==> flow/design.v <==
module GENCLK1K( 
		CLK1K, EN1K,
		CLK50M, RSTN
		);
   input CLK50M, RSTN;
   output reg CLK1K;
   output     EN1K;
   reg [7:0] CNT, next_cnt;
   reg next_clk1k;
   assign EN1K = (CNT == 8'd249) & ~CLK1K;
   always @(posedge CLK50M or negedge RSTN) begin
      if (!RSTN) begin
	 CLK1K <= 1'h0;
	 CNT <= 8'h0;
      end
      else begin
	 CNT <= next_cnt;
	 CLK1K <= next_clk1k;
      end
   end
   always @(*) begin
	next_cnt = (CNT == 8'd249) ? 8'd0 : CNT + 8'd1;
	next_clk1k = (CNT == 8'd249) ? ~CLK1K : CLK1K;
   end
endmodule
module GENCLK10K( 
		 CLK10K, EN10K,
		 CLK50M, RSTN
		 );
   input CLK50M;
   input RSTN;
   output reg CLK10K;
   output     EN10K;
   reg [4:0] CNT, next_cnt;
   reg        next_clk10k;
   assign EN10K = (CNT == 5'd24) & ~CLK10K;
   always @(posedge CLK50M, negedge RSTN) begin
      if (!RSTN) begin
         CNT <= 5'd1;
         CLK10K <= 1'b0;
      end
      else begin
         CNT <= next_cnt;
         CLK10K <= next_clk10k;
      end
   end
   always @(*) begin
      next_cnt = (CNT == 5'd24) ? 5'd1 : CNT + 5'd1;
      next_clk10k = (CNT == 5'd24) ? ~CLK10K : CLK10K;
   end
endmodule
module DEBOUNCE #(parameter SET = 1'b1)( 
		KEY_OUT,
		CLK, EN1K, RSTN, KEY_IN
		);
   input CLK, EN1K, RSTN;  
   input KEY_IN;
   output reg KEY_OUT;
   localparam STABLE_CNT = 50;
   reg [5:0]  CNT, next_cnt;
   reg 	      PREV_KEY_IN, next_key_out, next_prev_key_in;
   always @(posedge CLK or negedge RSTN) begin
      if (!RSTN) begin
	 CNT <= 5'h0;
	 KEY_OUT <= SET;
	 PREV_KEY_IN <= SET;
      end
      else if (EN1K) begin
	 CNT <= next_cnt;
	 KEY_OUT <= next_key_out;
	 PREV_KEY_IN <= next_prev_key_in;
      end
   end
   always @(*) begin
      next_cnt = CNT;
      next_key_out = KEY_OUT;
      next_prev_key_in = PREV_KEY_IN;
      if (KEY_IN == PREV_KEY_IN) begin
	 if (CNT < STABLE_CNT) begin
	    next_cnt = CNT + 5'd1;
	 end
	 else begin
	    next_key_out = KEY_IN;
	 end
      end
      else begin
	 next_prev_key_in = KEY_IN;
      end
   end
endmodule
module BCDCNTR #(parameter MAXL = 4'h5, parameter MAXR = 4'h9, parameter SETL = 4'h0, parameter SETR = 4'h0)( 
													     BCD, CARRY,
													     CLK, EN1K, RSTN, EN, SW1, BCD_SET
													     );
   input CLK, EN1K, RSTN, EN, SW1;  
   input [7:0] BCD_SET;
   output reg [7:0] BCD;
   output reg 	    CARRY;
   reg [3:0] 	    next_left_bcd, next_right_bcd;
   reg 		    next_carry;
   always @(posedge CLK or negedge RSTN) begin
      if (!RSTN) begin
	 BCD <= {SETL, SETR};
	 CARRY <= 1'h0;
      end
      else if (EN1K) begin
	 if (SW1) begin
	    BCD <= BCD_SET;
	    CARRY <= next_carry;
	 end
	 else begin
	    BCD <= {next_left_bcd, next_right_bcd};
	    CARRY <= next_carry;
	 end
      end
   end
   always @(*) begin
      if (EN) begin
	 if (BCD[7:4] == MAXL) begin
	    if (BCD[3:0] == MAXR) begin
	       next_left_bcd = SETL;
	       next_right_bcd = SETR;
	       next_carry = 1'b1;
	    end
	    else begin
	       next_left_bcd = BCD[7:4];
	       next_right_bcd = BCD[3:0] + 4'h1;
		   next_carry = 1'b0;
	    end
	 end
	 else begin
	    if (BCD[3:0] == 4'h9) begin
	       next_right_bcd = 4'h0;
	       next_left_bcd = BCD[7:4] + 4'h1;
		   next_carry = 1'b0;
	    end
	    else begin
	       next_right_bcd = BCD[3:0] + 4'h1;
	       next_left_bcd = BCD[7:4];
		   next_carry = 1'b0;
	    end
	 end
      end
      else begin
	 next_right_bcd = BCD[3:0];
	 next_left_bcd = BCD[7:4];
	 next_carry = 1'b0;
      end
   end
endmodule
module SW_BCDCNTR #(parameter MAXL = 4'h5, parameter MAXR = 4'h9, parameter SETL = 4'h0, parameter SETR = 4'h0)( 
														BCD, CARRY,
														CLK, EN1K, RSTN, EN
														);
   input CLK, EN1K, RSTN, EN;  
   output reg [7:0] BCD;
   output reg 	    CARRY;
   reg [3:0] 	    next_left_bcd, next_right_bcd;
   reg 		    next_carry;
   always @(posedge CLK or negedge RSTN) begin
      if (!RSTN) begin
	 BCD <= {SETL, SETR};
	 CARRY <= 1'h0;
      end
      else if (EN1K) begin
	 BCD <= {next_left_bcd, next_right_bcd};
	 CARRY <= next_carry;
      end
   end
   always @(*) begin
      if (EN) begin
	 if (BCD[7:4] == MAXL) begin
	    if (BCD[3:0] == MAXR) begin
	       next_left_bcd = SETL;
	       next_right_bcd = SETR;
	       next_carry = 1'b1;
	    end
	    else begin
	       next_left_bcd = BCD[7:4];
	       next_right_bcd = BCD[3:0] + 4'h1;
		   next_carry = 1'b0;
	    end
	 end
	 else begin
	    if (BCD[3:0] == 4'h9) begin
	       next_right_bcd = 4'h0;
	       next_left_bcd = BCD[7:4] + 4'h1;
		   next_carry = 1'b0;
	    end
	    else begin
	       next_right_bcd = BCD[3:0] + 4'h1;
	       next_left_bcd = BCD[7:4];
		   next_carry = 1'b0;
	    end
	 end
      end
      else begin
	 next_right_bcd = BCD[3:0];
	 next_left_bcd = BCD[7:4];
	 next_carry = 1'b0;
      end
   end
endmodule
module DIGITCLOCK( 
		  SEC, MIN, HOUR, DAY,
		  CLK, EN1K, RSTN, SW1, SW2, SW3, SEC_SET, MIN_SET, HOUR_SET, DAY_SET,
		  SW_SEC, SW_MIN, SW_HOUR, SW_DAY
		  );
   input CLK, EN1K, RSTN, SW1, SW2, SW3;  
   input [7:0] SEC_SET, MIN_SET, HOUR_SET, DAY_SET;
   input [7:0] SW_SEC, SW_MIN, SW_HOUR, SW_DAY;
   output [7:0] SEC, MIN, HOUR, DAY;
   reg [9:0] 	CNT, next_cnt;
   reg 		EN, next_en;
   wire [7:0] 	NORMAL_SEC, NORMAL_MIN, NORMAL_HOUR, NORMAL_DAY;
   wire 	CARRY_SEC, CARRY_MIN, CARRY_HOUR, CARRY_DAY;
   assign DAY = (SW2 == 1'b1) ? SW_DAY : NORMAL_DAY;
   assign HOUR = (SW2 == 1'b1) ? SW_HOUR : NORMAL_HOUR;
   assign MIN = (SW2 == 1'b1) ? SW_MIN : NORMAL_MIN;
   assign SEC = (SW2 == 1'b1) ? SW_SEC : NORMAL_SEC;
   BCDCNTR #(.MAXL(4'h3), .MAXR(4'h1), .SETL(4'h0), .SETR(4'h1))
   UDAY ( 
	 .BCD				(NORMAL_DAY),
	 .CARRY				(CARRY_DAY),
	 .CLK				(CLK),
	 .EN1K				(EN1K),
	 .RSTN				(RSTN),
	 .EN				(CARRY_HOUR),
	 .SW1				(SW1),
	 .BCD_SET			(DAY_SET));
   BCDCNTR #(.MAXL(4'h2), .MAXR(4'h3), .SETL(4'h0), .SETR(4'h0))
   UHOUR ( 
	  .BCD				(NORMAL_HOUR),
	  .CARRY			(CARRY_HOUR),
	  .CLK			(CLK),
	 .EN1K			(EN1K),
	  .RSTN				(RSTN),
	  .EN				(CARRY_MIN),
	  .SW1				(SW1),
	  .BCD_SET			(HOUR_SET));
   BCDCNTR #(.MAXL(4'h5), .MAXR(4'h9), .SETL(4'h0), .SETR(4'h0))
   UMIN ( 
	 .BCD				(NORMAL_MIN),
	 .CARRY				(CARRY_MIN),
	 .CLK				(CLK),
	 .EN1K				(EN1K),
	 .RSTN				(RSTN),
	 .EN				(CARRY_SEC),
	 .SW1				(SW1),
	 .BCD_SET			(MIN_SET));
   BCDCNTR #(.MAXL(4'h5), .MAXR(4'h9), .SETL(4'h0), .SETR(4'h0))
   USEC ( 
	 .BCD				(NORMAL_SEC),
	 .CARRY				(CARRY_SEC),
	 .CLK				(CLK),
	 .EN1K				(EN1K),
	 .RSTN				(RSTN),
	 .EN				(EN),
	 .SW1				(SW1),
	 .BCD_SET			(SEC_SET));
   always @(posedge CLK or negedge RSTN) begin
      if (!RSTN) begin
	 CNT <= 10'h0;
	 EN <= 1'h0;
      end
      else if (EN1K) begin
	 CNT <= next_cnt;
	 EN <= next_en;
      end
   end
   always @(*) begin
      if (SW1) begin
         next_cnt = CNT;
         next_en  = 1'b0;
      end
      else begin
	 if (SW3) begin
            next_cnt = (CNT >= 10'd9) ? 10'd0 : CNT + 10'd1;
            next_en  = (CNT >= 10'd9) ? 1'd1 : 1'd0;
	 end
	 else begin
            next_cnt = (CNT >= 10'd998) ? 10'd0 : CNT + 10'd1;
            next_en  = (CNT >= 10'd998) ? 1'd1 : 1'd0;
	 end
      end
   end
endmodule
module STOPWATCH( 
		 SW_SEC, SW_MIN, SW_HOUR, SW_DAY,
		 CLK, EN1K, RSTN, SW3, KEY3
		 );
   input CLK, EN1K, RSTN, SW3, KEY3;  
   output [7:0] SW_SEC, SW_MIN, SW_HOUR, SW_DAY;
   reg [9:0] 	CNT, next_cnt;
   reg 		EN, next_en;
   reg 		STATE, next_state;
   reg [1:0] 	KEY3_SYNC, next_key3_sync;
   wire 	CARRY_SEC, CARRY_MIN, CARRY_HOUR, CARRY_DAY;
   localparam STOP = 1'b0;
   localparam START = 1'b1;
   SW_BCDCNTR #(.MAXL(4'h3), .MAXR(4'h1), .SETL(4'h0), .SETR(4'h0))
   SWDAY ( 
	  .BCD				(SW_DAY),
	  .CARRY			(CARRY_DAY),
	  .CLK			(CLK),
	 .EN1K			(EN1K),
	  .RSTN				(RSTN),
	  .EN				(CARRY_HOUR));
   SW_BCDCNTR #(.MAXL(4'h2), .MAXR(4'h3), .SETL(4'h0), .SETR(4'h0))
   SWHOUR ( 
	   .BCD				(SW_HOUR),
	   .CARRY			(CARRY_HOUR),
	   .CLK			(CLK),
	 .EN1K			(EN1K),
	   .RSTN			(RSTN),
	   .EN				(CARRY_MIN));
   SW_BCDCNTR #(.MAXL(4'h5), .MAXR(4'h9), .SETL(4'h0), .SETR(4'h0))
   SWMIN ( 
	  .BCD				(SW_MIN),
	  .CARRY			(CARRY_MIN),
	  .CLK			(CLK),
	 .EN1K			(EN1K),
	  .RSTN				(RSTN),
	  .EN				(CARRY_SEC));
   SW_BCDCNTR #(.MAXL(4'h5), .MAXR(4'h9), .SETL(4'h0), .SETR(4'h0))
   SWSEC ( 
	  .BCD				(SW_SEC),
	  .CARRY			(CARRY_SEC),
	  .CLK			(CLK),
	 .EN1K			(EN1K),
	  .RSTN				(RSTN),
	  .EN				(EN));
   always @(posedge CLK or negedge RSTN) begin
      if (!RSTN) begin
	 CNT <= 10'h0;
	 EN <= 1'h0;
	 STATE <= STOP;
	 KEY3_SYNC <= 2'b11;
      end
      else if (EN1K) begin
	 CNT <= next_cnt;
	 EN <= next_en;
	 STATE <= next_state;
	 KEY3_SYNC <= next_key3_sync;
      end
   end
   always @(*) begin
      next_cnt = CNT;
      next_en = EN;
      next_state = STATE;
      next_key3_sync = {KEY3_SYNC[0], KEY3};
      if (KEY3_SYNC == 2'b10) begin
	 next_state = (STATE == START) ? STOP : START;
      end
      else begin
	 case (STATE)
	   STOP : begin
	      next_cnt = CNT;
	      next_en = EN;
	      next_state = STATE;
	   end
	   START : begin
	      if (SW3) begin
		 next_cnt = (CNT >= 10'd9) ? 10'd0 : CNT + 10'd1;
		 next_en = (CNT >= 10'd9) ? 1'd1 : 1'd0;
		 next_state = STATE;
	      end
	      else begin
		 next_cnt = (CNT >= 10'd998) ? 10'd0 : CNT + 10'd1;
		 next_en = (CNT >= 10'd998) ? 1'd1 : 1'd0;
		 next_state = STATE;
	      end
	   end
	 endcase
      end
   end
endmodule
module MANSET( 
	      SEC_SET, MIN_SET, HOUR_SET, DAY_SET,
	      CLK, EN1K, RSTN, SW1, KEY1, KEY2, KEY3, PREV_SEC, PREV_MIN, PREV_HOUR,
	      PREV_DAY
	      );
   input CLK, EN1K, RSTN;  
   input SW1, KEY1, KEY2, KEY3;
   input [7:0] PREV_SEC, PREV_MIN, PREV_HOUR, PREV_DAY;
   output reg [7:0] SEC_SET, MIN_SET, HOUR_SET, DAY_SET;
   reg [1:0] 	    SEL, next_sel;
   reg [7:0] 	    next_sec_set, next_min_set, next_hour_set, next_day_set;
   reg [1:0] 	    KEY1_SYNC, KEY2_SYNC, KEY3_SYNC;
   reg [1:0]  next_key1_sync, next_key2_sync, next_key3_sync;
   localparam SEC_SEL = 2'b00;
   localparam MIN_SEL = 2'b01;
   localparam HOUR_SEL = 2'b10;
   localparam DAY_SEL = 2'b11;
   always @(posedge CLK or negedge RSTN) begin
      if (!RSTN) begin
	 DAY_SET <= 8'h1;
	 HOUR_SET <= 8'h0;
	 MIN_SET <= 8'h0;
	 SEC_SET <= 8'h0;
	 SEL <= 2'b00;
	 KEY1_SYNC <= 2'b11;
	 KEY2_SYNC <= 2'b11;
	 KEY3_SYNC <= 2'b11;
      end
      else if (EN1K) begin
	 DAY_SET <= next_day_set;
	 HOUR_SET <= next_hour_set;
	 MIN_SET <= next_min_set;
	 SEC_SET <= next_sec_set;
	 SEL <= next_sel;
	 KEY1_SYNC <= next_key1_sync;
	 KEY2_SYNC <= next_key2_sync;
	 KEY3_SYNC <= next_key3_sync;
      end
   end
   always @(*) begin
   next_key1_sync = {KEY1_SYNC[0], KEY1};
   next_key2_sync = {KEY2_SYNC[0], KEY2};
   next_key3_sync = {KEY3_SYNC[0], KEY3};
      if (SW1) begin
	  next_sel = SEL;
		next_sec_set = SEC_SET;
		next_min_set = MIN_SET;
		next_hour_set = HOUR_SET;
		next_day_set = DAY_SET;
	 if (KEY3_SYNC == 2'b10) begin
	    next_sel = (SEL == DAY_SEL) ? SEC_SEL : SEL + 2'b01;
	 end
	 else if (KEY2_SYNC == 2'b10) begin
	    case (SEL) 
	      SEC_SEL : begin
			if (SEC_SET[7:4] == 4'h5) begin
				if (SEC_SET[3:0] == 4'h9) begin
					next_sec_set[7:4] = 4'h0;
					next_sec_set[3:0] = 4'h0;
				end
				else begin
					next_sec_set[7:4] = SEC_SET[7:4];
					next_sec_set[3:0] = SEC_SET[3:0] + 4'h1;
				end
			end
			else begin
				if (SEC_SET[3:0] == 4'h9) begin
					next_sec_set[3:0] = 4'h0;
					next_sec_set[7:4] = SEC_SET[7:4] + 4'h1;
				end
				else begin
					next_sec_set[3:0] = SEC_SET[3:0] + 4'h1;
					next_sec_set[7:4] = SEC_SET[7:4];
				end
			end
		  end
	      MIN_SEL : begin
			if (MIN_SET[7:4] == 4'h5) begin
				if (MIN_SET[3:0] == 4'h9) begin
					next_min_set[7:4] = 4'h0;
					next_min_set[3:0] = 4'h0;
				end
				else begin
					next_min_set[7:4] = MIN_SET[7:4];
					next_min_set[3:0] = MIN_SET[3:0] + 4'h1;
				end
			end
			else begin
				if (MIN_SET[3:0] == 4'h9) begin
					next_min_set[3:0] = 4'h0;
					next_min_set[7:4] = MIN_SET[7:4] + 4'h1;
				end
				else begin
					next_min_set[3:0] = MIN_SET[3:0] + 4'h1;
					next_min_set[7:4] = MIN_SET[7:4];
				end
			end
		  end
	      HOUR_SEL : begin
			if (HOUR_SET[7:4] == 4'h2) begin
				if (HOUR_SET[3:0] == 4'h3) begin
					next_hour_set[7:4] = 4'h0;
					next_hour_set[3:0] = 4'h0;
				end
				else begin
					next_hour_set[7:4] = HOUR_SET[7:4];
					next_hour_set[3:0] = HOUR_SET[3:0] + 4'h1;
				end
			end
			else begin
				if (HOUR_SET[3:0] == 4'h9) begin
					next_hour_set[3:0] = 4'h0;
					next_hour_set[7:4] = HOUR_SET[7:4] + 4'h1;
				end
				else begin
					next_hour_set[3:0] = HOUR_SET[3:0] + 4'h1;
					next_hour_set[7:4] = HOUR_SET[7:4];
				end
			end
		  end
	      DAY_SEL : begin
			if (DAY_SET[7:4] == 4'h3) begin
				if (DAY_SET[3:0] == 4'h1) begin
					next_day_set[7:4] = 4'h0;
					next_day_set[3:0] = 4'h1;
				end
				else begin
					next_day_set[7:4] = DAY_SET[7:4];
					next_day_set[3:0] = DAY_SET[3:0] + 4'h1;
				end
			end
			else begin
				if (DAY_SET[3:0] == 4'h9) begin
					next_day_set[3:0] = 4'h0;
					next_day_set[7:4] = DAY_SET[7:4] + 4'h1;
				end
				else begin
					next_day_set[3:0] = DAY_SET[3:0] + 4'h1;
					next_day_set[7:4] = DAY_SET[7:4];
				end
			end
		  end
	    endcase
	 end
	 else if (KEY1_SYNC == 2'b10) begin
	    case (SEL) 
	      SEC_SEL : begin
			if (SEC_SET[7:4] == 4'h0) begin
				if (SEC_SET[3:0] == 4'h0) begin
					next_sec_set[7:4] = 4'h5;
					next_sec_set[3:0] = 4'h9;
				end
				else begin
					next_sec_set[7:4] = SEC_SET[7:4];
					next_sec_set[3:0] = SEC_SET[3:0] - 4'h1;
				end
			end
			else begin
				if (SEC_SET[3:0] == 4'h0) begin
					next_sec_set[3:0] = 4'h9;
					next_sec_set[7:4] = SEC_SET[7:4] - 4'h1;
				end
				else begin
					next_sec_set[3:0] = SEC_SET[3:0] - 4'h1;
					next_sec_set[7:4] = SEC_SET[7:4];
				end
			end
		  end
	      MIN_SEL : begin
			if (MIN_SET[7:4] == 4'h0) begin
				if (MIN_SET[3:0] == 4'h0) begin
					next_min_set[7:4] = 4'h5;
					next_min_set[3:0] = 4'h9;
				end
				else begin
					next_min_set[7:4] = MIN_SET[7:4];
					next_min_set[3:0] = MIN_SET[3:0] - 4'h1;
				end
			end
			else begin
				if (MIN_SET[3:0] == 4'h0) begin
					next_min_set[3:0] = 4'h9;
					next_min_set[7:4] = MIN_SET[7:4] - 4'h1;
				end
				else begin
					next_min_set[3:0] = MIN_SET[3:0] - 4'h1;
					next_min_set[7:4] = MIN_SET[7:4];
				end
			end
		  end
	      HOUR_SEL : begin
			if (HOUR_SET[7:4] == 4'h0) begin
				if (HOUR_SET[3:0] == 4'h0) begin
					next_hour_set[7:4] = 4'h2;
					next_hour_set[3:0] = 4'h3;
				end
				else begin
					next_hour_set[7:4] = HOUR_SET[7:4];
					next_hour_set[3:0] = HOUR_SET[3:0] - 4'h1;
				end
			end
			else begin
				if (HOUR_SET[3:0] == 4'h0) begin
					next_hour_set[3:0] = 4'h9;
					next_hour_set[7:4] = HOUR_SET[7:4] - 4'h1;
				end
				else begin
					next_hour_set[3:0] = HOUR_SET[3:0] - 4'h1;
					next_hour_set[7:4] = HOUR_SET[7:4];
				end
			end
		  end
	      DAY_SEL : begin
			if (DAY_SET[7:4] == 4'h0) begin
				if (DAY_SET[3:0] == 4'h1) begin
					next_day_set[7:4] = 4'h3;
					next_day_set[3:0] = 4'h1;
				end
				else begin
					next_day_set[7:4] = DAY_SET[7:4];
					next_day_set[3:0] = DAY_SET[3:0] - 4'h1;
				end
			end
			else begin
				if (DAY_SET[3:0] == 4'h0) begin
					next_day_set[3:0] = 4'h9;
					next_day_set[7:4] = DAY_SET[7:4] - 4'h1;
				end
				else begin
					next_day_set[3:0] = DAY_SET[3:0] - 4'h1;
					next_day_set[7:4] = DAY_SET[7:4];
				end
			end
		  end
	    endcase
	 end
      end
	  else begin
		next_sel = SEC_SEL;
		next_sec_set = PREV_SEC;
		next_min_set = PREV_MIN;
		next_hour_set = PREV_HOUR;
		next_day_set = PREV_DAY;
	  end
   end
endmodule
module DISPLAY7SEG( 
		   SEG,
		   OUT, PWM_ACT
		   );
   input [3:0] OUT;
   input       PWM_ACT;
   output reg [6:0] SEG;
   always @(*) begin
      case (OUT)
	4'h0 : SEG = (PWM_ACT) ? 7'b1000000 : 7'b1111111;
	4'h1 : SEG = (PWM_ACT) ? 7'b1111001 : 7'b1111111;
	4'h2 : SEG = (PWM_ACT) ? 7'b0100100 : 7'b1111111;
	4'h3 : SEG = (PWM_ACT) ? 7'b0110000 : 7'b1111111;
	4'h4 : SEG = (PWM_ACT) ? 7'b0011001 : 7'b1111111;
	4'h5 : SEG = (PWM_ACT) ? 7'b0010010 : 7'b1111111;
	4'h6 : SEG = (PWM_ACT) ? 7'b0000010 : 7'b1111111;
	4'h7 : SEG = (PWM_ACT) ? 7'b1111000 : 7'b1111111;
	4'h8 : SEG = (PWM_ACT) ? 7'b0000000 : 7'b1111111;
	4'h9 : SEG = (PWM_ACT) ? 7'b0010000 : 7'b1111111;
	default : SEG = 7'b1111111;
      endcase
   end
endmodule
module KNOCK_LED ( 
		  ALARM, LED,
		  CLK, EN1K, RSTN, SW3, KNOCK
		  );
   input CLK, EN1K, RSTN;  
   input SW3, KNOCK;
   output reg ALARM;
   output reg [17:0] LED;
   reg [9:0] 	     ONE_SEC_CNT, next_one_sec_cnt;
   reg [5:0] 	     SEC_CNT, next_sec_cnt;
   reg [4:0] 	     MIN_REMAIN, next_min_remain;
   reg 		     TIMER_EN, next_timer_en;
   reg 		     KNOCK_D, next_knock_d;
   reg 		     KNOCK_FALL, next_knock_fall;
   reg 		     ALARM_PULSE, next_alarm_pulse;
   reg 		     next_alarm;
   reg [17:0] 	     next_led;
   always @(posedge CLK or negedge RSTN) begin
      if (!RSTN) begin
	 ALARM <= 1'h0;
	 KNOCK_D <= 1'h1;
	 KNOCK_FALL <= 1'h0;
	 LED <= 18'h0;
	 MIN_REMAIN <= 5'h0;
	 ONE_SEC_CNT <= 10'h0;
	 SEC_CNT <= 6'h0;
	 TIMER_EN <= 1'h0;
	 ALARM_PULSE <= 1'b0;
      end
      else if (EN1K) begin
	 ALARM <= next_alarm;
	 LED <= next_led;
	 ONE_SEC_CNT <= next_one_sec_cnt;
	 SEC_CNT <= next_sec_cnt;
	 MIN_REMAIN <= next_min_remain;
	 TIMER_EN <= next_timer_en;
	 KNOCK_D <= next_knock_d;
	 KNOCK_FALL <= next_knock_fall;
	 ALARM_PULSE <= next_alarm_pulse;
      end
   end
   always @(*) begin
      next_knock_d = KNOCK;
      next_knock_fall = KNOCK_D & ~KNOCK;
      next_alarm = 1'b0;
	  next_led = (MIN_REMAIN == 5'd0) ? 18'd0 : (18'b1 << MIN_REMAIN) - 18'b1;
      next_one_sec_cnt = ONE_SEC_CNT;
      next_sec_cnt = SEC_CNT;
      next_min_remain = MIN_REMAIN;
      next_timer_en = TIMER_EN;
      next_alarm_pulse = 1'b0;
	  if (KNOCK_FALL) begin
		next_timer_en = 1'b1;
		next_min_remain = (MIN_REMAIN < 5'd19) ? MIN_REMAIN + 5'd1 : MIN_REMAIN;
	  end
	  else begin
		if (TIMER_EN) begin
			if (SW3) begin
				if (ONE_SEC_CNT >= 10'd9) begin
					if (MIN_REMAIN != 5'd0) begin
						if (SEC_CNT == 6'd00) begin
							next_sec_cnt = 6'd59;
							next_min_remain = MIN_REMAIN - 5'd1;
							next_one_sec_cnt = 10'd0;
						end
						else begin
							next_sec_cnt = SEC_CNT - 6'd1;
							next_one_sec_cnt = 10'd0;
						end
					end
					else begin
						if (SEC_CNT == 6'd00) begin
							next_timer_en = 1'b0;
							next_alarm_pulse = 1'b1;
							next_sec_cnt = 6'd0;
							next_one_sec_cnt = 10'd0;
						end
						else begin
							next_sec_cnt = SEC_CNT - 6'd1;
							next_one_sec_cnt = 10'd0;
						end
					end
				end
				else begin
					next_one_sec_cnt = ONE_SEC_CNT + 10'd1;
				end
			end
			else begin
				if (ONE_SEC_CNT >= 10'd999) begin
					if (MIN_REMAIN != 5'd0) begin
						if (SEC_CNT == 6'd00) begin
							next_sec_cnt = 6'd59;
							next_min_remain = MIN_REMAIN - 5'd1;
							next_one_sec_cnt = 10'd0;
						end
						else begin
							next_sec_cnt = SEC_CNT - 6'd1;
							next_one_sec_cnt = 10'd0;
						end
					end
					else begin
						if (SEC_CNT == 6'd00) begin
							next_timer_en = 1'b0;
							next_alarm_pulse = 1'b1;
							next_sec_cnt = 6'd0;
							next_one_sec_cnt = 10'd0;
						end
						else begin
							next_sec_cnt = SEC_CNT - 6'd1;
							next_one_sec_cnt = 10'd0;
						end
					end
				end
				else begin
					next_one_sec_cnt = ONE_SEC_CNT + 10'd1;
				end
			end
		end
		else begin
			next_alarm = (ALARM_PULSE == 1'b1) ? 1'b1 : 1'b0;
		end
	  end
   end
endmodule
module KNOCK_LED_ALARM( 
	     BUZ_OUT,
	     CLK, EN1K, RSTN, ALARM
	     );
   input CLK, EN1K, RSTN;  
   input ALARM;
   output reg BUZ_OUT;
   parameter IDLE = 1'b0;
   parameter BUZ = 1'b1;
   reg 	      STATE, next_state;
   reg 	      next_buz_out;
   reg 	      CLK500, next_clk500;
   reg [6:0]  BEEP_CNT1, next_beep_cnt1;
   reg [8:0]  BEEP_CNT2, next_beep_cnt2;
   reg [2:0]  ALARM_DONE, next_alarm_done;
   always @(posedge CLK or negedge RSTN) begin
      if (!RSTN) begin
	 ALARM_DONE <= 3'h0;
	 BEEP_CNT1 <= 7'h0;
	 BEEP_CNT2 <= 9'h0;
	 BUZ_OUT <= 1'h0;
	 CLK500 <= 1'h0;
	 STATE <= 1'h0;
      end
      else if (EN1K) begin
	 STATE <= next_state;
	 BUZ_OUT <= next_buz_out;
	 CLK500 <= next_clk500;
	 BEEP_CNT1 <= next_beep_cnt1;
	 BEEP_CNT2 <= next_beep_cnt2;
	 ALARM_DONE <= next_alarm_done;
      end
   end
   always @(*) begin
      next_clk500 = ~CLK500;
      case (STATE) 
	IDLE : begin
	   if (ALARM) begin
	      next_state = BUZ;
	      next_buz_out = 1'b0;
	      next_beep_cnt1 = 7'b0;
	      next_beep_cnt2 = 9'd0;
	      next_alarm_done = 3'd0;
	   end
	   else begin
	      next_state = IDLE;
	      next_buz_out = 1'b0;
	      next_beep_cnt1 = 7'b0;
	      next_beep_cnt2 = 8'b0;
	      next_alarm_done = 3'd0;
	   end
	end
	BUZ : begin
	   if (ALARM_DONE == 3'd4) begin
	      next_state = IDLE;
	      next_buz_out = 1'b0;
	      next_beep_cnt1 = 7'd0;
	      next_beep_cnt2 = 9'd0;
	      next_alarm_done = 3'd0;
	   end
	   else begin
	      if (BEEP_CNT2 >= 9'd4) begin
		 next_state = BUZ;
		 next_buz_out = 1'b0;
		 next_beep_cnt1 = 7'd0;
		 next_beep_cnt2 = (BEEP_CNT2 == 9'd511) ? 9'd0 : BEEP_CNT2 + 9'd1;
		 next_alarm_done = (BEEP_CNT2 == 9'd511) ? ALARM_DONE + 3'd1 : ALARM_DONE;
	      end
	      else begin
		 if (BEEP_CNT1 >= 7'd64) begin
		    next_state = BUZ;
		    next_buz_out = CLK500;
		    next_beep_cnt1 = (BEEP_CNT1 == 7'd127) ? 7'd0 : BEEP_CNT1 + 7'd1;
		    next_beep_cnt2 = (BEEP_CNT1 == 7'd127) ? BEEP_CNT2 + 9'd1 : BEEP_CNT2;
		    next_alarm_done = ALARM_DONE;
		 end
		 else begin
		    next_state = BUZ;
		    next_buz_out = 1'b0;
		    next_beep_cnt1 = BEEP_CNT1 + 7'd1;
		    next_beep_cnt2 = BEEP_CNT2;
		    next_alarm_done = ALARM_DONE;
		 end
	      end
	   end
	end
	default : begin
	   next_state = IDLE;
	   next_buz_out = 1'b0;
	   next_beep_cnt1 = 7'd0;
	   next_beep_cnt2 = 3'd0;
	   next_alarm_done = 1'b0;
	end
      endcase
   end
endmodule
module FIRE_DETECT( 
		   FIRE_ALARM,
		   CLK, EN1K, RSTN, SENSOR
		   );
   input CLK, EN1K, RSTN;  
   input SENSOR;
   output reg FIRE_ALARM;
   reg 	  next_fire_alarm;
   always @(posedge CLK or negedge RSTN) begin
      if (!RSTN) begin
	 FIRE_ALARM <= 1'h0;
      end
      else if (EN1K) begin
	 FIRE_ALARM <= next_fire_alarm;
      end
   end
   always @(*) begin
      next_fire_alarm = (SENSOR) ? 1'b1 : 1'b0;
   end
endmodule
module FIRE_ALARM( 
		       BUZ_OUT, FIRE_VALID,
		       CLK, EN1K, RSTN, FIRE_ALARM, KNOCK
		       );
   input CLK, EN1K, RSTN;  
   input FIRE_ALARM, KNOCK;
   output reg BUZ_OUT, FIRE_VALID;
   parameter IDLE = 1'b0;
   parameter BUZ = 1'b1;
   reg 	      STATE, next_state;
   reg 	      next_buz_out;
	reg         next_fire_valid;
   reg 	      CLK500, next_clk500;
   reg 	      KNOCK_D, next_knock_d;
   reg 	      KNOCK_FALL, next_knock_fall;
   reg [8:0]  BEEP_CNT, next_beep_cnt;
   always @(posedge CLK or negedge RSTN) begin
      if (!RSTN) begin
	 BEEP_CNT <= 8'h0;
	 BUZ_OUT <= 1'h0;
	 FIRE_VALID <= 1'h0;
	 CLK500 <= 1'h0;
	 KNOCK_D <= 1'h0;
	 KNOCK_FALL <= 1'h0;
	 STATE <= 1'h0;
      end
      else if (EN1K) begin
	 STATE <= next_state;
	 BUZ_OUT <= next_buz_out;
	 FIRE_VALID <= next_fire_valid;
	 CLK500 <= next_clk500;
	 BEEP_CNT <= next_beep_cnt;
	 KNOCK_D <= next_knock_d;
	 KNOCK_FALL <= next_knock_fall;
      end
   end
   always @(*) begin
      next_clk500 = ~CLK500;
      next_knock_d = KNOCK;
      next_knock_fall = KNOCK_D & ~KNOCK;
		next_fire_valid = FIRE_VALID;
      case (STATE) 
	IDLE : begin
	   if (FIRE_ALARM) begin
	      next_state = BUZ;
	      next_buz_out = 1'b0;
	      next_beep_cnt = 8'b0;
			next_fire_valid = 1'b1;
	   end
	   else begin
	      next_state = IDLE;
	      next_buz_out = 1'b0;
	      next_beep_cnt = 8'b0;
			next_fire_valid = 1'b0;
	   end
	end
	BUZ : begin
	   if (KNOCK_FALL) begin
	      next_state = IDLE;
	      next_buz_out = 1'b0;
	      next_beep_cnt = 8'd0;
			next_fire_valid = 1'b0;
	   end
	   else begin
	      if (BEEP_CNT >= 9'd256) begin
		 next_state = BUZ;
		 next_buz_out = CLK500;
		 next_beep_cnt = (BEEP_CNT == 8'd128) ? 8'd0 : BEEP_CNT + 8'd1;
	      end
	      else begin
		 next_state = BUZ;
		 next_buz_out = 1'b0;
		 next_beep_cnt = BEEP_CNT + 8'd1;
	      end
	   end
	end
	default : begin
	   next_state = IDLE;
	   next_buz_out = 1'b0;
	   next_beep_cnt = 8'd0;
	end
      endcase
   end
endmodule
module ROT_PWMGEN ( 
		   PWM_ACT,
		   CLK, EN10K, RSTN, SW5, ROT_A, ROT_B
		   );
   input CLK, EN10K, RSTN, SW5;
   input ROT_A, ROT_B;
   output reg PWM_ACT;
   reg [7:0]  brightness;
   reg [1:0]  prev_state;
   reg [7:0]  pwm_counter;
   wire [1:0] current_state = {ROT_A, ROT_B};
   always @(posedge CLK or negedge RSTN) begin
		if (!RSTN) begin
			brightness <= 8'd255;
		end
		else if (EN10K) begin
		if (SW5) begin
      case ({prev_state, current_state})
        4'b0001, 4'b0111, 4'b1110, 4'b1000: begin
           if (brightness <= 8'd247)
             brightness <= brightness + 8'd8;
           else
             brightness <= 8'd255;
        end
        4'b0010, 4'b0100, 4'b1101, 4'b1011: begin
           if (brightness >= 8'd8)
             brightness <= brightness - 8'd8;
           else
             brightness <= 8'd0;
        end
        default: brightness <= brightness;
      endcase
		end
		else begin
			brightness <= brightness;
		end
		end
   end
   always @(posedge CLK) begin
      if (EN10K) prev_state <= current_state;
   end
   always @(posedge CLK or negedge RSTN) begin
      if (!RSTN) begin
	 pwm_counter <= 8'b0;
      end
      else if (EN10K) begin
	 pwm_counter <= (pwm_counter == 8'd255) ? 8'd0 : pwm_counter + 8'd1;
      end
   end
   always @(posedge CLK or negedge RSTN) begin
      if (!RSTN) begin
	 PWM_ACT <= 1'b1;
      end
      else if (EN10K) begin
	 if (pwm_counter < brightness) PWM_ACT <= 1'b1;
	 else PWM_ACT <= 1'b0;
      end
   end
endmodule
module CLOCK_TOP( 
	   SEG0, SEG1, SEG2, SEG3, SEG4, SEG5, SEG6, SEG7, LED, BUZ_OUT,
	   CLK50M, KEY1, KEY2, KEY3, SW0, SW1, SW2, SW3, SW4, SW5, KNOCK,
	   SENSOR, ROT_A, ROT_B
	   );
   input CLK50M, KEY1, KEY2, KEY3, SW0, SW1, SW2, SW3, SW4, SW5, KNOCK, SENSOR, ROT_A, ROT_B;
   output [6:0] SEG0, SEG1, SEG2, SEG3, SEG4, SEG5, SEG6, SEG7;
   output [17:0] LED;
   output 	 BUZ_OUT;
   wire 	 CLK1K, CLK10K, EN1K, EN10K, CLEAN_KEY1, CLEAN_KEY2, CLEAN_KEY3, CLEAN_SW1, CLEAN_SW2, CLEAN_SW3, CLEAN_SW4, CLEAN_SW5, ALARM, FIRE_ALARM, FIRE_VALID, PWM_ACT, FIRE_BUZ, KNOCK_LED_BUZ;
   wire [7:0] 	 SEC, MIN, HOUR, DAY;
   wire [7:0] 	 SEC_SET, MIN_SET, HOUR_SET, DAY_SET;
   wire [7:0] 	 SW_SEC, SW_MIN, SW_HOUR, SW_DAY;
   assign BUZ_OUT = (FIRE_VALID) ? FIRE_BUZ : KNOCK_LED_BUZ;
   GENCLK1K
     UGENCLK1K
       ( 
	.RSTN				(SW0),
	.CLK1K				(CLK1K),
	.EN1K				(EN1K),
	.CLK50M				(CLK50M));
   GENCLK10K
     UGENCLK10K
       ( 
	.RSTN					(SW0),
	.CLK10K				(CLK10K),
	.EN10K				(EN10K),
	.CLK50M				(CLK50M));
   DEBOUNCE #(.SET(1'b1))
   UDEBOUNCE_KEY1
     ( 
      .KEY_OUT				(CLEAN_KEY1),
      .KEY_IN				(KEY1),
      .RSTN				(SW0),
      .CLK				(CLK50M),
      .EN1K				(EN1K));
   DEBOUNCE #(.SET(1'b1))
   UDEBOUNCE_KEY2
     ( 
      .KEY_OUT				(CLEAN_KEY2),
      .KEY_IN				(KEY2),
      .RSTN				(SW0),
      .CLK				(CLK50M),
      .EN1K				(EN1K));
   DEBOUNCE #(.SET(1'b1))
   UDEBOUNCE_KEY3
     ( 
      .KEY_OUT				(CLEAN_KEY3),
      .KEY_IN				(KEY3),
      .RSTN				(SW0),
      .CLK				(CLK50M),
      .EN1K				(EN1K));
   DEBOUNCE #(.SET(1'b0))
   UDEBOUNCE_SW1
     ( 
      .KEY_OUT				(CLEAN_SW1),
      .KEY_IN				(SW1),
      .RSTN				(SW0),
      .CLK				(CLK50M),
      .EN1K				(EN1K));
   DEBOUNCE #(.SET(1'b0))
   UDEBOUNCE_SW2
     ( 
      .KEY_OUT				(CLEAN_SW2),
      .KEY_IN				(SW2),
      .RSTN				(SW0),
      .CLK				(CLK50M),
      .EN1K				(EN1K));
   DEBOUNCE #(.SET(1'b0))
   UDEBOUNCE_SW3
     ( 
      .KEY_OUT				(CLEAN_SW3),
      .KEY_IN				(SW3),
      .RSTN				(SW0),
      .CLK				(CLK50M),
      .EN1K				(EN1K));
   DEBOUNCE #(.SET(1'b0))
   UDEBOUNCE_SW4
     ( 
      .KEY_OUT				(CLEAN_SW4),
      .KEY_IN				(SW4),
      .RSTN				(SW0),
      .CLK				(CLK50M),
      .EN1K				(EN1K));
   DEBOUNCE #(.SET(1'b0))
   UDEBOUNCE_SW5
     ( 
      .KEY_OUT				(CLEAN_SW5),
      .KEY_IN				(SW5),
      .RSTN				(SW0),
      .CLK				(CLK50M),
      .EN1K				(EN1K));
   DIGITCLOCK
     UDIGITCLOCK
       ( 
	.SEC					(SEC[7:0]),
	.MIN					(MIN[7:0]),
	.HOUR					(HOUR[7:0]),
	.DAY					(DAY[7:0]),
	.SEC_SET				(SEC_SET[7:0]),
	.MIN_SET				(MIN_SET[7:0]),
	.HOUR_SET				(HOUR_SET[7:0]),
	.DAY_SET				(DAY_SET[7:0]),
	.SW_SEC				(SW_SEC[7:0]),
	.SW_MIN				(SW_MIN[7:0]),
	.SW_HOUR				(SW_HOUR[7:0]),
	.SW_DAY				(SW_DAY[7:0]),
	.RSTN				(SW0),
	.CLK				(CLK50M),
	.EN1K				(EN1K),
	.SW1				(CLEAN_SW1),
	.SW2				(CLEAN_SW2),
	.SW3				(CLEAN_SW3));
   DISPLAY7SEG
     URSEC7SEG
       ( 
	.SEG				(SEG0[6:0]),
	.OUT				(SEC[3:0]),
	.PWM_ACT			(PWM_ACT));
   DISPLAY7SEG
     ULSEC7SEG
       ( 
	.SEG				(SEG1[6:0]),
	.OUT				(SEC[7:4]),
	.PWM_ACT			(PWM_ACT));
   DISPLAY7SEG
     URMIN7SEG
       ( 
	.SEG				(SEG2[6:0]),
	.OUT				(MIN[3:0]),
	.PWM_ACT			(PWM_ACT));
   DISPLAY7SEG
     ULMIN7SEG
       ( 
	.SEG				(SEG3[6:0]),
	.OUT				(MIN[7:4]),
	.PWM_ACT			(PWM_ACT));
   DISPLAY7SEG
     URHOUR7SEG
       ( 
	.SEG				(SEG4[6:0]),
	.OUT				(HOUR[3:0]),
	.PWM_ACT			(PWM_ACT));
   DISPLAY7SEG
     ULHOUR7SEG
       ( 
	.SEG				(SEG5[6:0]),
	.OUT				(HOUR[7:4]),
	.PWM_ACT			(PWM_ACT));
   DISPLAY7SEG
     URDAY7SEG
       ( 
	.SEG				(SEG6[6:0]),
	.OUT				(DAY[3:0]),
	.PWM_ACT			(PWM_ACT));
   DISPLAY7SEG
     ULDAY7SEG
       ( 
	.SEG				(SEG7[6:0]),
	.OUT				(DAY[7:4]),
	.PWM_ACT			(PWM_ACT));
   MANSET
     UMANSET
       ( 
	.SEC_SET				(SEC_SET[7:0]),
	.MIN_SET				(MIN_SET[7:0]),
	.HOUR_SET				(HOUR_SET[7:0]),
	.DAY_SET				(DAY_SET[7:0]),
	.KEY1					(CLEAN_KEY1),
	.KEY2					(CLEAN_KEY2),
	.KEY3					(CLEAN_KEY3),
	.PREV_SEC				(SEC[7:0]),
	.PREV_MIN				(MIN[7:0]),
	.PREV_HOUR				(HOUR[7:0]),
	.PREV_DAY				(DAY[7:0]),
	.RSTN				(SW0),
	.CLK				(CLK50M),
	.EN1K				(EN1K),
	.SW1				(CLEAN_SW1));
   STOPWATCH
     USTOPWATCH
       ( 
	.SW_SEC				(SW_SEC[7:0]),
	.SW_MIN				(SW_MIN[7:0]),
	.SW_HOUR				(SW_HOUR[7:0]),
	.SW_DAY				(SW_DAY[7:0]),
	.KEY3					(CLEAN_KEY3),
	.RSTN (CLEAN_SW2),
	.CLK				(CLK50M),
	.EN1K				(EN1K),
	.SW3				(CLEAN_SW3));
   KNOCK_LED_ALARM
     UALARM
       ( 
	.BUZ_OUT			(KNOCK_LED_BUZ),
	.CLK				(CLK50M),
	.EN1K				(EN1K),
	.RSTN					(SW0),
	.ALARM				(ALARM));
   KNOCK_LED
     UKNOCK
       ( 
	.LED					(LED[17:0]),
	.ALARM				(ALARM),
	.CLK				(CLK50M),
	.EN1K				(EN1K),
	.RSTN					(CLEAN_SW4),
	.SW3				(CLEAN_SW3),
	.KNOCK				(KNOCK));
   FIRE_DETECT
     UFIRE_DETECT
       ( 
	.FIRE_ALARM				(FIRE_ALARM),
	.CLK					(CLK50M),
	.EN1K					(EN1K),
	.RSTN					(SW0),
	.SENSOR				(SENSOR));
   FIRE_ALARM
     UFIRE_ALARM
       ( 
	.BUZ_OUT				(FIRE_BUZ),
	.FIRE_VALID       (FIRE_VALID),
	.CLK					(CLK50M),
	.EN1K					(EN1K),
	.RSTN					(SW0),
	.FIRE_ALARM				(FIRE_ALARM),
	.KNOCK					(KNOCK));
   ROT_PWMGEN
     UROT_PWMGEN
       ( 
	.RSTN					(SW0),
	.PWM_ACT			(PWM_ACT),
	.CLK				(CLK50M),
	.EN10K				(EN10K),
	.SW5				(CLEAN_SW5),
	.ROT_A				(ROT_A),
	.ROT_B				(ROT_B));
endmodule
From RTL to reports: CLOCK_TOP:

The steps from the RTL of CLOCK_TOP to its reports follow in flow order.
Line numbers count from 1 in the design file above.
Cell names lack the library's common part.
A cell with n/a has no value.

* top module: CLOCK_TOP
* clock: CLK50M
* cell library: sky130hd
* library corner: tt_025C_1v80

Word-level counts:

Counts by Yosys on the flattened word-level netlist (proc, flatten, opt, wreduce; memories kept). Register bits leave out memories and registers merged into their read ports (data or address). Print and check cells are left out. Cells with the same type and inputs are merged into one.

* flip-flop bits (word level): 315
* input bits: 14

* add/subtract/negate cells: 57
* magnitude comparators: 21
* eq/ne operators: 166
* shifts and indexed selects: 1
* multiplexer cells: 251
* bitwise operators: 31
* reductions and logical operators: 98

Operator list (number)
* 7-bit case mux with 10-bit select: 8
* 8-bit 2-to-1 mux: 44
* 4-bit 2-to-1 mux: 76
* 4-bit by 3-bit equality test with 1-bit output (second input constant): 40
* 4-bit equality test (second input constant): 32
* 4-bit by 2-bit equality test with 1-bit output (second input constant): 26
* 10-bit 2-to-1 mux: 10
* 4-bit by 1-bit adder with 4-bit output (second input constant): 24
* 7-bit 2-to-1 mux: 11
* 3-bit AND reduction: 25
* 9-bit 2-to-1 mux: 8
* 4-bit zero test: 16
* 1-bit 2-to-1 mux: 58
* 4-bit by 1-bit equality test with 1-bit output (second input constant): 12
* 6-bit by 1-bit adder with 6-bit output (second input constant): 8
* 6-bit < comparator (second input constant): 8
* 5-bit 2-to-1 mux: 9
* 6-bit 2-to-1 mux: 7
* 2-bit AND reduction: 19
* 9-bit case mux with 2-bit select: 2
* 4-bit by 1-bit subtractor with 4-bit output (second input constant): 8
* 10-bit by 1-bit adder with 10-bit output (second input constant): 3
* 10-bit >= comparator (second input constant): 3
* 10-bit by 4-bit >= comparator with 1-bit output (second input constant): 3
* 3-bit != test (second input constant): 10
* 5-bit != test (second input constant): 6
* 5-bit AND reduction: 6
* 1-bit NOT: 27

Other operator kinds: 54; their cells: 116.

Depth:

Longest topological path by Yosys (ltp), each cell counted once; first at word level (registers and memories cut), then after technology mapping (sequential cells cut; the memories' decode and read muxes count).

* word-level depth: 8
* ABC_AREA: 0
* mapped depth: 11
* gate-level depth less buffers: 9

Synthesis result:

The flow's flattened synthesis, as Yosys stat reports it; memories are mapped. The netlist is that of the ABC_AREA named above (0 if unset); the other value can give another one.
The area totals of this step are shown rounded.

Cell types
* dfrtp_1: number 286, area in all 7.16E+03 um^2
* o21ai_0: number 251, area in all 1.26E+03 um^2
* nand2_1: number 325, area in all 1219.92 um^2
* ha_1: number 83, area in all 1.04E+03 um^2
* dfstp_2: number 25, area in all 656.88 um^2
* a21oi_1: number 123, area in all 615.59 um^2
* nor2_1: number 144, area in all 540.518 um^2
* mux2i_1: number 49, area in all 490.47 um^2
* xnor2_1: number 56, area in all 490.47 um^2
* mux2_2: number 42, area in all 472.954 um^2
* nand3_1: number 78, area in all 390.374 um^2
* xor2_1: number 42, area in all 367.853 um^2
* inv_1: number 80, area in all 300.288 um^2
* clkbuf_1: number 70, area in all 262.752 um^2
* nor3_1: number 46, area in all 230.221 um^2
* nand4_1: number 33, area in all 206.448 um^2
* a31oi_1: number 31, area in all 193.936 um^2
* nand2b_1: number 29, area in all 181.424 um^2

Other cell types: 70; their cells: 393.

* cells in the netlist: 2186
* mapped area: 19170 um^2
* sequential part of the area: 7874 um^2
* mapped flip-flops: 313
* buffers: 107

The figures by module come from a second, unflattened synthesis with its own total; it is not the netlist above.

* cell total of the unflattened synthesis: 2241
* area total of the unflattened synthesis: 21020 um^2

Rows give one instance, submodules left out.

By module
* MANSET: instances 1, cells 426, area 3587 um^2, seq. area 1010 um^2
* KNOCK_LED: instances 1, cells 264, area 2462 um^2, seq. area 1102 um^2
* DEBOUNCE (SET=0): instances 5, cells 32, area 404.1 um^2, seq. area 200.2 um^2
* DISPLAY7SEG: instances 8, cells 32, area 193.9 um^2, seq. area 0.0 um^2
* KNOCK_LED_ALARM: instances 1, cells 136, area 1331 um^2, seq. area 550.5 um^2
* DEBOUNCE (SET=1): instances 3, cells 32, area 406.6 um^2, seq. area 202.7 um^2
* BCDCNTR (MAXL=5, MAXR=9, SETL=0, SETR=0): instances 2, cells 67, area 601.8 um^2, seq. area 225.2 um^2
* ROT_PWMGEN: instances 1, cells 115, area 1101 um^2, seq. area 444.2 um^2
* DIGITCLOCK: instances 1, cells 109, area 1051 um^2, seq. area 275.3 um^2
* SW_BCDCNTR (MAXL=5, MAXR=9, SETL=0, SETR=0): instances 2, cells 41, area 461.7 um^2, seq. area 225.2 um^2
* STOPWATCH: instances 1, cells 80, area 799.5 um^2, seq. area 352.8 um^2
* FIRE_ALARM: instances 1, cells 67, area 688.2 um^2, seq. area 375.4 um^2
* BCDCNTR (MAXL=3, MAXR=1, SETL=0, SETR=1): instances 1, cells 68, area 601.8 um^2, seq. area 226.5 um^2
* BCDCNTR (MAXL=2, MAXR=3, SETL=0, SETR=0): instances 1, cells 69, area 599.3 um^2, seq. area 225.2 um^2

Modules not listed: 6.

Timing after synthesis:

OpenSTA on the mapped netlist: ideal clock, no wires. The path of least setup slack (recovery checks aside). Input and output delay are each 20% of the period. Register names are those of the netlist, which keeps one name where synthesis merged equal registers.

* path type: reg-to-output
* from: reg UDEBOUNCE_SW2.KEY_OUT
* to: out SEG4[2]
* period: 20.0 ns
* time at the first pin: 0.000 ns
* arrival time: 3.113 ns
* data required time: 16.000 ns
* path slack: 12.887 ns
* delay of the path: 3.113 ns
* stages on the path: 7
* buffers on the path: 3
* synthesis period reached: 7.113 ns

"delay of the path" is the arrival time less input delay plus setup time.
A path that ends at an output port has no setup time.
"stages on the path" counts driving pins, that of a launching flip-flop among them; a cell with two outputs on the path counts twice.
"synthesis period reached" is the clock period less the worst setup slack; recovery checks do not enter. This is arithmetic on one report: input and output delays are still those of the set period (20% each).
Between the ends stands the longest chain of elaborated cells between them, by number of cells; it is not shown to be the way that was timed. Of several equally long chains one is given.
Each line given opens the expression or statement behind the cell; cells for indexed reads and writes are added by Yosys, which also makes memories of some case tables.

* cell sequence: dfrtp_1 -> clkbuf_1 -> buf_2 -> buf_1 -> mux2i_1 -> a21oi_1 -> o21ai_0
* length of the longest elaborated chain: 3
* elaborated cells on any way between the ends: 12
* RTL lines with such cells: 2

RTL lines, path after synthesis
* from (decl): line 58 `output reg KEY_OUT;`
* from (assign): line 65 `KEY_OUT <= SET;`
* from (assign): line 70 `KEY_OUT <= next_key_out;`
* 8-bit 2-to-1 mux: line 218 `assign HOUR = (SW2 == 1'b1) ? SW_HOUR : NORMAL_HOUR;`
* 4-bit equality test: line 632 `case (OUT)`
* 7-bit case mux with 10-bit select: line 632
* to (decl): line 1036 `output [6:0] SEG0, SEG1, SEG2, SEG3, SEG4, SEG5, SEG6, SEG7;`

Timing after layout:

Path of least setup slack in the final report of run A (OpenROAD, finished layout, wires in). Where an end is a register, its clock arrival counts in the times.

* path type: reg-to-output
* from: reg UDEBOUNCE_SW2.KEY_OUT
* to: out SEG3[3]
* period: 8.39 ns
* time at the first pin: 0.56 ns
* arrival time: 4.00 ns
* data required time: 6.71 ns
* path slack: 2.71 ns
* stages on the path: 8
* buffers on the path: 2

Between the ends stands the longest chain of elaborated cells between them, by number of cells; it is not shown to be the way that was timed. Of several equally long chains one is given.

* cell sequence: dfrtp_4 -> buf_4 -> mux2i_1 -> and2_1 -> nand2_1 -> o21a_1 -> o221ai_1 -> clkdlybuf4s50_1
* length of the longest elaborated chain: 3
* elaborated cells on any way between the ends: 12
* RTL lines with such cells: 2

RTL lines, path after layout
* from (decl): line 58 `output reg KEY_OUT;`
* from (assign): line 65 `KEY_OUT <= SET;`
* from (assign): line 70 `KEY_OUT <= next_key_out;`
* 8-bit 2-to-1 mux: line 219 `assign MIN = (SW2 == 1'b1) ? SW_MIN : NORMAL_MIN;`
* 4-bit equality test: line 632 `case (OUT)`
* 7-bit case mux with 10-bit select: line 632
* to (decl): line 1036 `output [6:0] SEG0, SEG1, SEG2, SEG3, SEG4, SEG5, SEG6, SEG7;`

Flow measurements of CLOCK_TOP on sky130hd: 4 stored runs with different settings, listed in no order. Input and output delays are each 20% of the period that was set; the output load is 0.01 pF.
By "period reached" is meant the clock period of the run minus its worst setup slack. This is arithmetic on one report: input and output delays are still those of the set period (20% each).
"critical setup path time" = time allowed to the worst setup path (clock period - input delay - output delay, where it has them) - its slack; a late launch clock adds to it, a late capture clock takes from it.
"power consumption" rests on the timing tool's default activity at the inputs, not on a simulated workload.
Results are given in rounded form.

### Run A

Settings: `CAP_MARGIN=35`, `CORE_MARGIN=5`, `CORE_UTILIZATION=21`, `MAX_ROUTING_LAYER=met4`, `MIN_ROUTING_LAYER=met1`, `PLACE_DENSITY_LB_ADDON=0.14`, `SETUP_SLACK_MARGIN=1.6`, `SLEW_MARGIN=0`, `period_ns=8.39`

- Worst setup slack after layout: 2.715 ns
- Period reached: 5.675 ns
- Power consumption: 3505 µW
- Critical setup path time: 4.00 ns
- Kind of the worst setup path: reg-to-output
- Chip area after synthesis (Yosys): 19170 um^2
- Die area: 97430 um^2
- Setup total negative slack: 0.000 ns
- Standard-cell area after routing: 22780 um^2

### Run B

Settings: `ABC_AREA=0`, `CAP_MARGIN=30`, `CORE_ASPECT_RATIO=1.86`, `CORE_MARGIN=9`, `CORE_UTILIZATION=32`, `CTS_CLUSTER_SIZE=93`, `HOLD_SLACK_MARGIN=0.16`, `MAX_ROUTING_LAYER=met5`, `MIN_ROUTING_LAYER=met1`, `PLACE_DENSITY=0.39`, `SETUP_SLACK_MARGIN=0.86`, `TNS_END_PERCENT=10`, `period_ns=12.3`, `SLEW_MARGIN=20`

- Worst setup slack after layout: 5.438 ns
- Period reached: 6.862 ns
- Power consumption: 2197 µW
- Critical setup path time: 4.40 ns
- Kind of the worst setup path: reg-to-output
- Chip area after synthesis (Yosys): 19170 um^2
- Die area: 69470 um^2
- Setup total negative slack: 0.000 ns
- Standard-cell area after routing: 21980 um^2

### Run C

Settings: `CAP_MARGIN=35`, `CELL_PAD_IN_SITES_GLOBAL_PLACEMENT=0`, `CORE_MARGIN=8`, `CORE_UTILIZATION=54`, `GPL_ROUTABILITY_DRIVEN=0`, `GPL_TIMING_DRIVEN=1`, `PLACE_DENSITY_LB_ADDON=0.19`, `SLEW_MARGIN=20`, `period_ns=6.87`

- Worst setup slack after layout: 1.734 ns
- Period reached: 5.136 ns
- Power consumption: 3855 µW
- Critical setup path time: 3.76 ns
- Kind of the worst setup path: reg-to-output
- Chip area after synthesis (Yosys): 19170 um^2
- Die area: 41780 um^2
- Setup total negative slack: 0.000 ns
- Standard-cell area after routing: 21580 um^2

### Run D

Settings: `CORE_ASPECT_RATIO=1.02`, `CORE_UTILIZATION=34`, `period_ns=20.0`, `CAP_MARGIN=20`, `CORE_MARGIN=2`, `SLEW_MARGIN=20`

- Worst setup slack after layout: 11.74 ns
- Period reached: 8.259 ns
- Power consumption: 1445 µW
- Critical setup path time: 4.26 ns
- Kind of the worst setup path: reg-to-output
- Chip area after synthesis (Yosys): 19170 um^2
- Die area: 58300 um^2
- Setup total negative slack: 0.000 ns
- Standard-cell area after routing: 22070 um^2
